==> flow/design.v <==
module alu (input signed [31:0] in1, input signed [31:0] in2, input [3:0] opCode, input [4:0] shiftAmt, output signed [31:0] result);
	assign result = opCode == 0 ? in1 + in2 :
			opCode == 1 ? in1 - in2 :
			opCode == 2 ? in1 & in2 :
			opCode == 3 ? in1 | in2 :
			opCode == 4 ? in1 << shiftAmt :
			opCode == 5 ? in1 >> shiftAmt :
			opCode == 6 ? in1 >>> shiftAmt :
			opCode == 7 ? in1 > in2 ? 1 : 0 :
			opCode == 8 ? in1 < in2 ? 1 : 0 : 0;
endmodule
module mux (input selCh, input [31:0] inCh0, input [31:0] inCh1, output [31:0] selData);
	assign selData = selCh == 0 ? inCh0 :
			  selCh == 1 ? inCh1 : 0;
endmodule
module registerFile (input wrEnable, input [4:0] wrReg, input [31:0] wrData, input [4:0] rdReg1, output [31:0] rdData1, input [4:0] rdReg2, output [31:0] rdData2, input clk);
	reg [31:0] regFile [31:0];
	assign rdData1 = regFile[rdReg1];
	assign rdData2 = regFile[rdReg2];
	always @(posedge clk) begin if (wrEnable) begin regFile[wrReg] <= wrData; end end
endmodule
module project (input wrEnable, input [4:0] wrReg, input [4:0] rdReg1, input [4:0] rdReg2, input clk, input [3:0] opCode, input [4:0] shiftAmt, output signed [31:0] result, input selCh, input [31:0] selData);
	wire [31:0] selected;
	wire signed [31:0] rdData1;
	wire signed [31:0] rdData2;
	registerFile regFile1 (wrEnable, wrReg, selected, rdReg1, rdData1, rdReg2, rdData2, clk);
	alu alu1 (rdData1, rdData2, opCode, shiftAmt, result);
	mux m1 (selCh, selData, result, selected);
endmodule
* Reports on project
Tool output for the design above, in the order of the flow. Lines are those of the file above, counted from 1. Operators: Yosys type, input widths -> output width; for muxes data width and select width s. Library cell names are shortened. The mark n/a stands for no value.
Inputs: design top project, clock clk, library sky130hd, corner tt_025C_1v80

* Word-level counts
Source: Yosys, flattened and elaborated, memories not mapped. Widths are those after wreduce; folded enables and synchronous resets count as part of the registers. Registers that Yosys merges into a memory's read port (data or address) are not register bits. Print and check cells do not count. Equal cells are merged and count once. Yosys's memory passes give these memory sizes; they may raise the number of words (mostly to a power of two), join words into wider ones and drop unused or constant bits.
Operators by class: eq/ne operators 8, $add $sub $neg 2, mux-type cells 15, reduce/logical cells 1, bitwise logic cells 2, shift-type cells 3, $lt $le $gt $ge 2
Operator list (number):
- $mux 32 | 11
- $add 32x32->32 | 1
- $sub 32x32->32 | 1
- $gt 32x32->1 | 1
- $lt 32x32->1 | 1
- $and 32x32->32 | 1
- $or 32x32->32 | 1
- $shl 32x5->32 | 1
- $shr 32x5->32 | 1
- $sshr 32x5->32 | 1
- $eq 4x3->1 const B | 4
- $eq 4x2->1 const B | 2
- $mux 5 | 1
- $eq 4x1->1 const B | 1
- $eq 4x4->1 const B | 1
- $logic_not 4->1 | 1
- $mux 1 | 3
Bit counts: input bits 59, cells after elaboration 34, memory cells 1, register bits 0, RAM bits 1024
Memories:
- regFile1.regFile | depth 32, width 32, rd ports 2, write ports 1, RTL line 17 | reg [31:0] regFile [31:0];

* Depth
Depth = most cells in a row (Yosys ltp): at word level without a register or memory, in the mapped netlist without a sequential cell, where the memories' decode and read muxes count.
Depth: depth after elaboration 13, ABC_AREA 0, mapped depth 25, depth with buffers taken out 19

* Netlist
Yosys stat after the flow's synthesis: flattened, memories mapped to cells. It holds for the ABC_AREA given above (unset counts as 0); a run with the other value may have another netlist.
Cells by type (number):
- edfxtp_1 | 1024
- mux4_2 | 447
- mux2i_1 | 415
- a22oi_1 | 178
- ha_1 | 96
- nor2_1 | 188
- nand2_1 | 169
- a21oi_1 | 116
- clkbuf_1 | 152
- o21ai_0 | 84
- nand3_1 | 75
- mux2_2 | 32
- inv_1 | 91
- a31oi_1 | 46
- buf_2 | 56
- o22ai_1 | 44
- a22o_1 | 29
- a211oi_1 | 29
Other cell types: 71; their cells: 498.
Synthesis totals: mapped area 56554.2 um2, buffer cells 299, cells in the netlist 3769, mapped flip-flops 1024
By module: a second synthesis without flattening, with its own total; a netlist apart from the flattened one above.
Unflattened totals: cells (unflattened synthesis) 4666, area total of the unflattened synthesis 58314.7 um2
Rows give one instance, submodules left out.
Modules:
- registerFile | cells 3386, sequential area 30749.5 um2, area 48789.3 um2, instances 1
- alu | cells 1244, sequential area 0.0 um2, area 8981.1 um2, instances 1
- mux | cells 36, sequential area 0.0 um2, area 544.3 um2, instances 1
- project | cells 0, sequential area 0.0 um2, area 0.0 um2, instances 1

* Worst setup path after synthesis
OpenSTA on the mapped netlist: ideal clock, no wires. The path of least setup slack (recovery checks aside). Input and output delay are each 20% of the period. Register names are those of the netlist, which keeps one name where synthesis merged equal registers.
Timing post-synthesis: path kind input port to output port, from input rdReg2[0], to output result[31], buffers on the path 3, external input delay 2.000 ns, setup slack 0.907 ns, path delay 5.093 ns, data required time 8.000 ns, clock period 10.0 ns, time at the first pin 2.000 ns, driving pins on the path 17, output delay 2.000 ns, data arrival time 7.093 ns, synthesis period reached 9.093 ns
"path delay" = arrival - input delay + setup time. At an output port there is no setup time. "driving pins on the path" counts driving pins, that of a launching flip-flop among them; a cell with two outputs on the path counts twice. "synthesis period reached" = period - worst setup slack (recovery checks aside). The figure is calculated, with input and output delays left at 20% of the set period. The rows between start and end are the longest chain of elaborated cells between them; the timing report does not say that the signal goes this way. Where chains are equally long, one stands for them. A line is the first line of the expression or statement that the cell stems from. Yosys adds cells for indexed reads and writes and turns some case tables into memories. The chain passes a memory read, where the word-level depth is cut; so it can be longer than that depth.
On the way, post-synthesis: cell sequence clkbuf_1 > clkbuf_1 > buf_1 > mux4_2 > mux4_2 > mux2i_1 > ha_1 > a211oi_1 > o21ai_0 > a41oi_1 > o21bai_1 > a311o_1 > a31oi_1 > o21ai_0 > a211o_1 > and3_1 > o31ai_1, cells in the longest elaborated chain 6, elaborated cells on any way between the ends 9, RTL lines with such cells 5, classes of those cells add/sub (2); mux (4); logic (2); memory (1)
Ends and longest elaborated chain, post-synthesis:
- start: declaration | RTL line 22 | module project (input wrEnable, input [4:0] wrReg, input [4:0] rdReg1, input [4:0] rdReg2, input clk, input [3 ...
- $mem_v2 32x32 | RTL line 17 | reg [31:0] regFile [31:0];
- $or 32x32->32 | RTL line 5 | opCode == 3 ? in1 | in2 :
- $mux 32 | RTL line 5
- $mux 32 | RTL line 4 | opCode == 2 ? in1 & in2 :
- $mux 32 | RTL line 3 | opCode == 1 ? in1 - in2 :
- $mux 32 | RTL line 2 | assign result = opCode == 0 ? in1 + in2 :
- end: declaration | RTL line 22

* Path in the finished layout
From the final timing report of run 1: the path of least setup slack in the routed layout; clock arrival at registers is part of the times.
Timing after layout: path kind input port to output port, from input rdReg1[4], to output result[31], driving pins on the path 19, data required time 13.20 ns, time at the first pin 3.30 ns, external input delay 3.30 ns, output delay 3.30 ns, setup slack 1.57 ns, buffers on the path 3, data arrival time 11.63 ns, clock period 16.5 ns
The rows between start and end are the longest chain of elaborated cells between them; the timing report does not say that the signal goes this way. Where chains are equally long, one stands for them. The chain passes a memory read, where the word-level depth is cut; so it can be longer than that depth.
On the way, after layout: cell sequence clkdlybuf4s50_1 > nor2b_4 > buf_4 > a22oi_1 > nand3_1 > nand4_1 > inv_1 > ha_1 > a211oi_1 > o21ai_0 > a41oi_1 > o21bai_1 > a311o_1 > a31oi_1 > o21ai_0 > a211o_1 > and3_1 > o31ai_1 > clkdlybuf4s50_1, cells in the longest elaborated chain 9, elaborated cells on any way between the ends 15, RTL lines with such cells 8, classes of those cells add/sub (2); shift (3); mux (7); logic (2); memory (1)
Ends and longest elaborated chain, after layout:
- start: declaration | RTL line 22 | module project (input wrEnable, input [4:0] wrReg, input [4:0] rdReg1, input [4:0] rdReg2, input clk, input [3 ...
- $mem_v2 32x32 | RTL line 17 | reg [31:0] regFile [31:0];
- $sshr 32x5->32 | RTL line 8 | opCode == 6 ? in1 >>> shiftAmt :
- $mux 32 | RTL line 8
- $mux 32 | RTL line 7 | opCode == 5 ? in1 >> shiftAmt :
- $mux 32 | RTL line 6 | opCode == 4 ? in1 << shiftAmt :
- $mux 32 | RTL line 5 | opCode == 3 ? in1 | in2 :
- $mux 32 | RTL line 4 | opCode == 2 ? in1 & in2 :
- $mux 32 | RTL line 3 | opCode == 1 ? in1 - in2 :
- $mux 32 | RTL line 2 | assign result = opCode == 0 ? in1 + in2 :
- end: declaration | RTL line 22

==> results <==
Measured data: module project, platform sky130hd, 3 stored runs of the flow under differing settings, order arbitrary. Input and output delays are each 20% of the period that was set; the output load is 0.01 pF.
"achieved clock period": clock period set for the run, less the worst setup slack. It is reckoned from that one timing run; input and output delays stay at 20% of the period that was set.

[run 1] flow files
==> flow/run.sh <==
#!/bin/bash
# the make line also repeats the synthesis and layout settings of config.mk as NAME=value (left out here)
make -C /OpenROAD-flow-scripts/flow DESIGN_CONFIG=/design/flow/config.mk WORK_HOME=/design/flow/orfs CLKGATE_MAP_FILE= finish
==> flow/config.mk <==
export PLATFORM = sky130hd
export DESIGN_NAME = project
export DESIGN_NICKNAME = project
export VERILOG_FILES = /design/flow/design.v
export SDC_FILE = /design/flow/constraint.sdc
export NUM_CORES = 4
export LEC_CHECK = 0
export ABC_AREA = 0
export CAP_MARGIN = 10
export CELL_PAD_IN_SITES_DETAIL_PLACEMENT = 1
export CORE_ASPECT_RATIO = 1.32
export CORE_MARGIN = 5
export CORE_UTILIZATION = 39
export CTS_CLUSTER_DIAMETER = 264
export HOLD_SLACK_MARGIN = 0.06
export MAX_ROUTING_LAYER = met5
export MIN_ROUTING_LAYER = met1
export SLEW_MARGIN = 20
export TNS_END_PERCENT = 90
==> flow/constraint.sdc <==
create_clock -name core_clock -period 16.5 [get_ports {clk}]
set_input_delay 3.3000 -clock core_clock [delete_from_list [all_inputs] [get_ports {clk}]]
set_output_delay 3.3000 -clock core_clock [all_outputs]
set_load 0.01 [all_outputs]

[run 1] result: total die area 152800.0 um2; worst setup slack after layout 1.568 ns; worst hold slack in the final report 2.015 ns; standard-cell area of the final layout 62895.3 um2; achieved clock period 14.932 ns; netlist area reported by Yosys 56554.2 um2; post-route utilization 43.6 %

[run 2] flow files
==> flow/run.sh <==
#!/bin/bash
# the make line also repeats the synthesis and layout settings of config.mk as NAME=value (left out here)
make -C /OpenROAD-flow-scripts/flow DESIGN_CONFIG=/design/flow/config.mk WORK_HOME=/design/flow/orfs CLKGATE_MAP_FILE= finish
==> flow/config.mk <==
export PLATFORM = sky130hd
export DESIGN_NAME = project
export DESIGN_NICKNAME = project
export VERILOG_FILES = /design/flow/design.v
export SDC_FILE = /design/flow/constraint.sdc
export NUM_CORES = 4
export LEC_CHECK = 0
export CAP_MARGIN = 5
export CELL_PAD_IN_SITES_DETAIL_PLACEMENT = 1
export CORE_MARGIN = 2
export CORE_UTILIZATION = 40
export HOLD_SLACK_MARGIN = 0.06
export MAX_ROUTING_LAYER = met4
export MIN_ROUTING_LAYER = met2
export SLEW_MARGIN = 20
export TNS_END_PERCENT = 90
==> flow/constraint.sdc <==
create_clock -name core_clock -period 10.0 [get_ports {clk}]
set_input_delay 2.0000 -clock core_clock [delete_from_list [all_inputs] [get_ports {clk}]]
set_output_delay 2.0000 -clock core_clock [all_outputs]
set_load 0.01 [all_outputs]

[run 2] result: total die area 144408.0 um2; worst setup slack after layout -0.079 ns; worst hold slack in the final report 2.178 ns; standard-cell area of the final layout 67111.9 um2; achieved clock period 10.079 ns; netlist area reported by Yosys 56554.2 um2; post-route utilization 48.0 %

[run 3] flow files
==> flow/run.sh <==
#!/bin/bash
# the make line also repeats the synthesis and layout settings of config.mk as NAME=value (left out here)
make -C /OpenROAD-flow-scripts/flow DESIGN_CONFIG=/design/flow/config.mk WORK_HOME=/design/flow/orfs CLKGATE_MAP_FILE= finish
==> flow/config.mk <==
export PLATFORM = sky130hd
export DESIGN_NAME = project
export DESIGN_NICKNAME = project
export VERILOG_FILES = /design/flow/design.v
export SDC_FILE = /design/flow/constraint.sdc
export NUM_CORES = 4
export LEC_CHECK = 0
export CAP_MARGIN = 20
export CORE_MARGIN = 9
export CORE_UTILIZATION = 69
export CTS_CLUSTER_DIAMETER = 204
export GPL_TIMING_DRIVEN = 1
export PLACE_DENSITY_LB_ADDON = 0.15
export SLEW_MARGIN = 15
==> flow/constraint.sdc <==
create_clock -name core_clock -period 9.98 [get_ports {clk}]
set_input_delay 1.9960 -clock core_clock [delete_from_list [all_inputs] [get_ports {clk}]]
set_output_delay 1.9960 -clock core_clock [all_outputs]
set_load 0.01 [all_outputs]

[run 3] result: not finished: routing ended with error ODB-0269
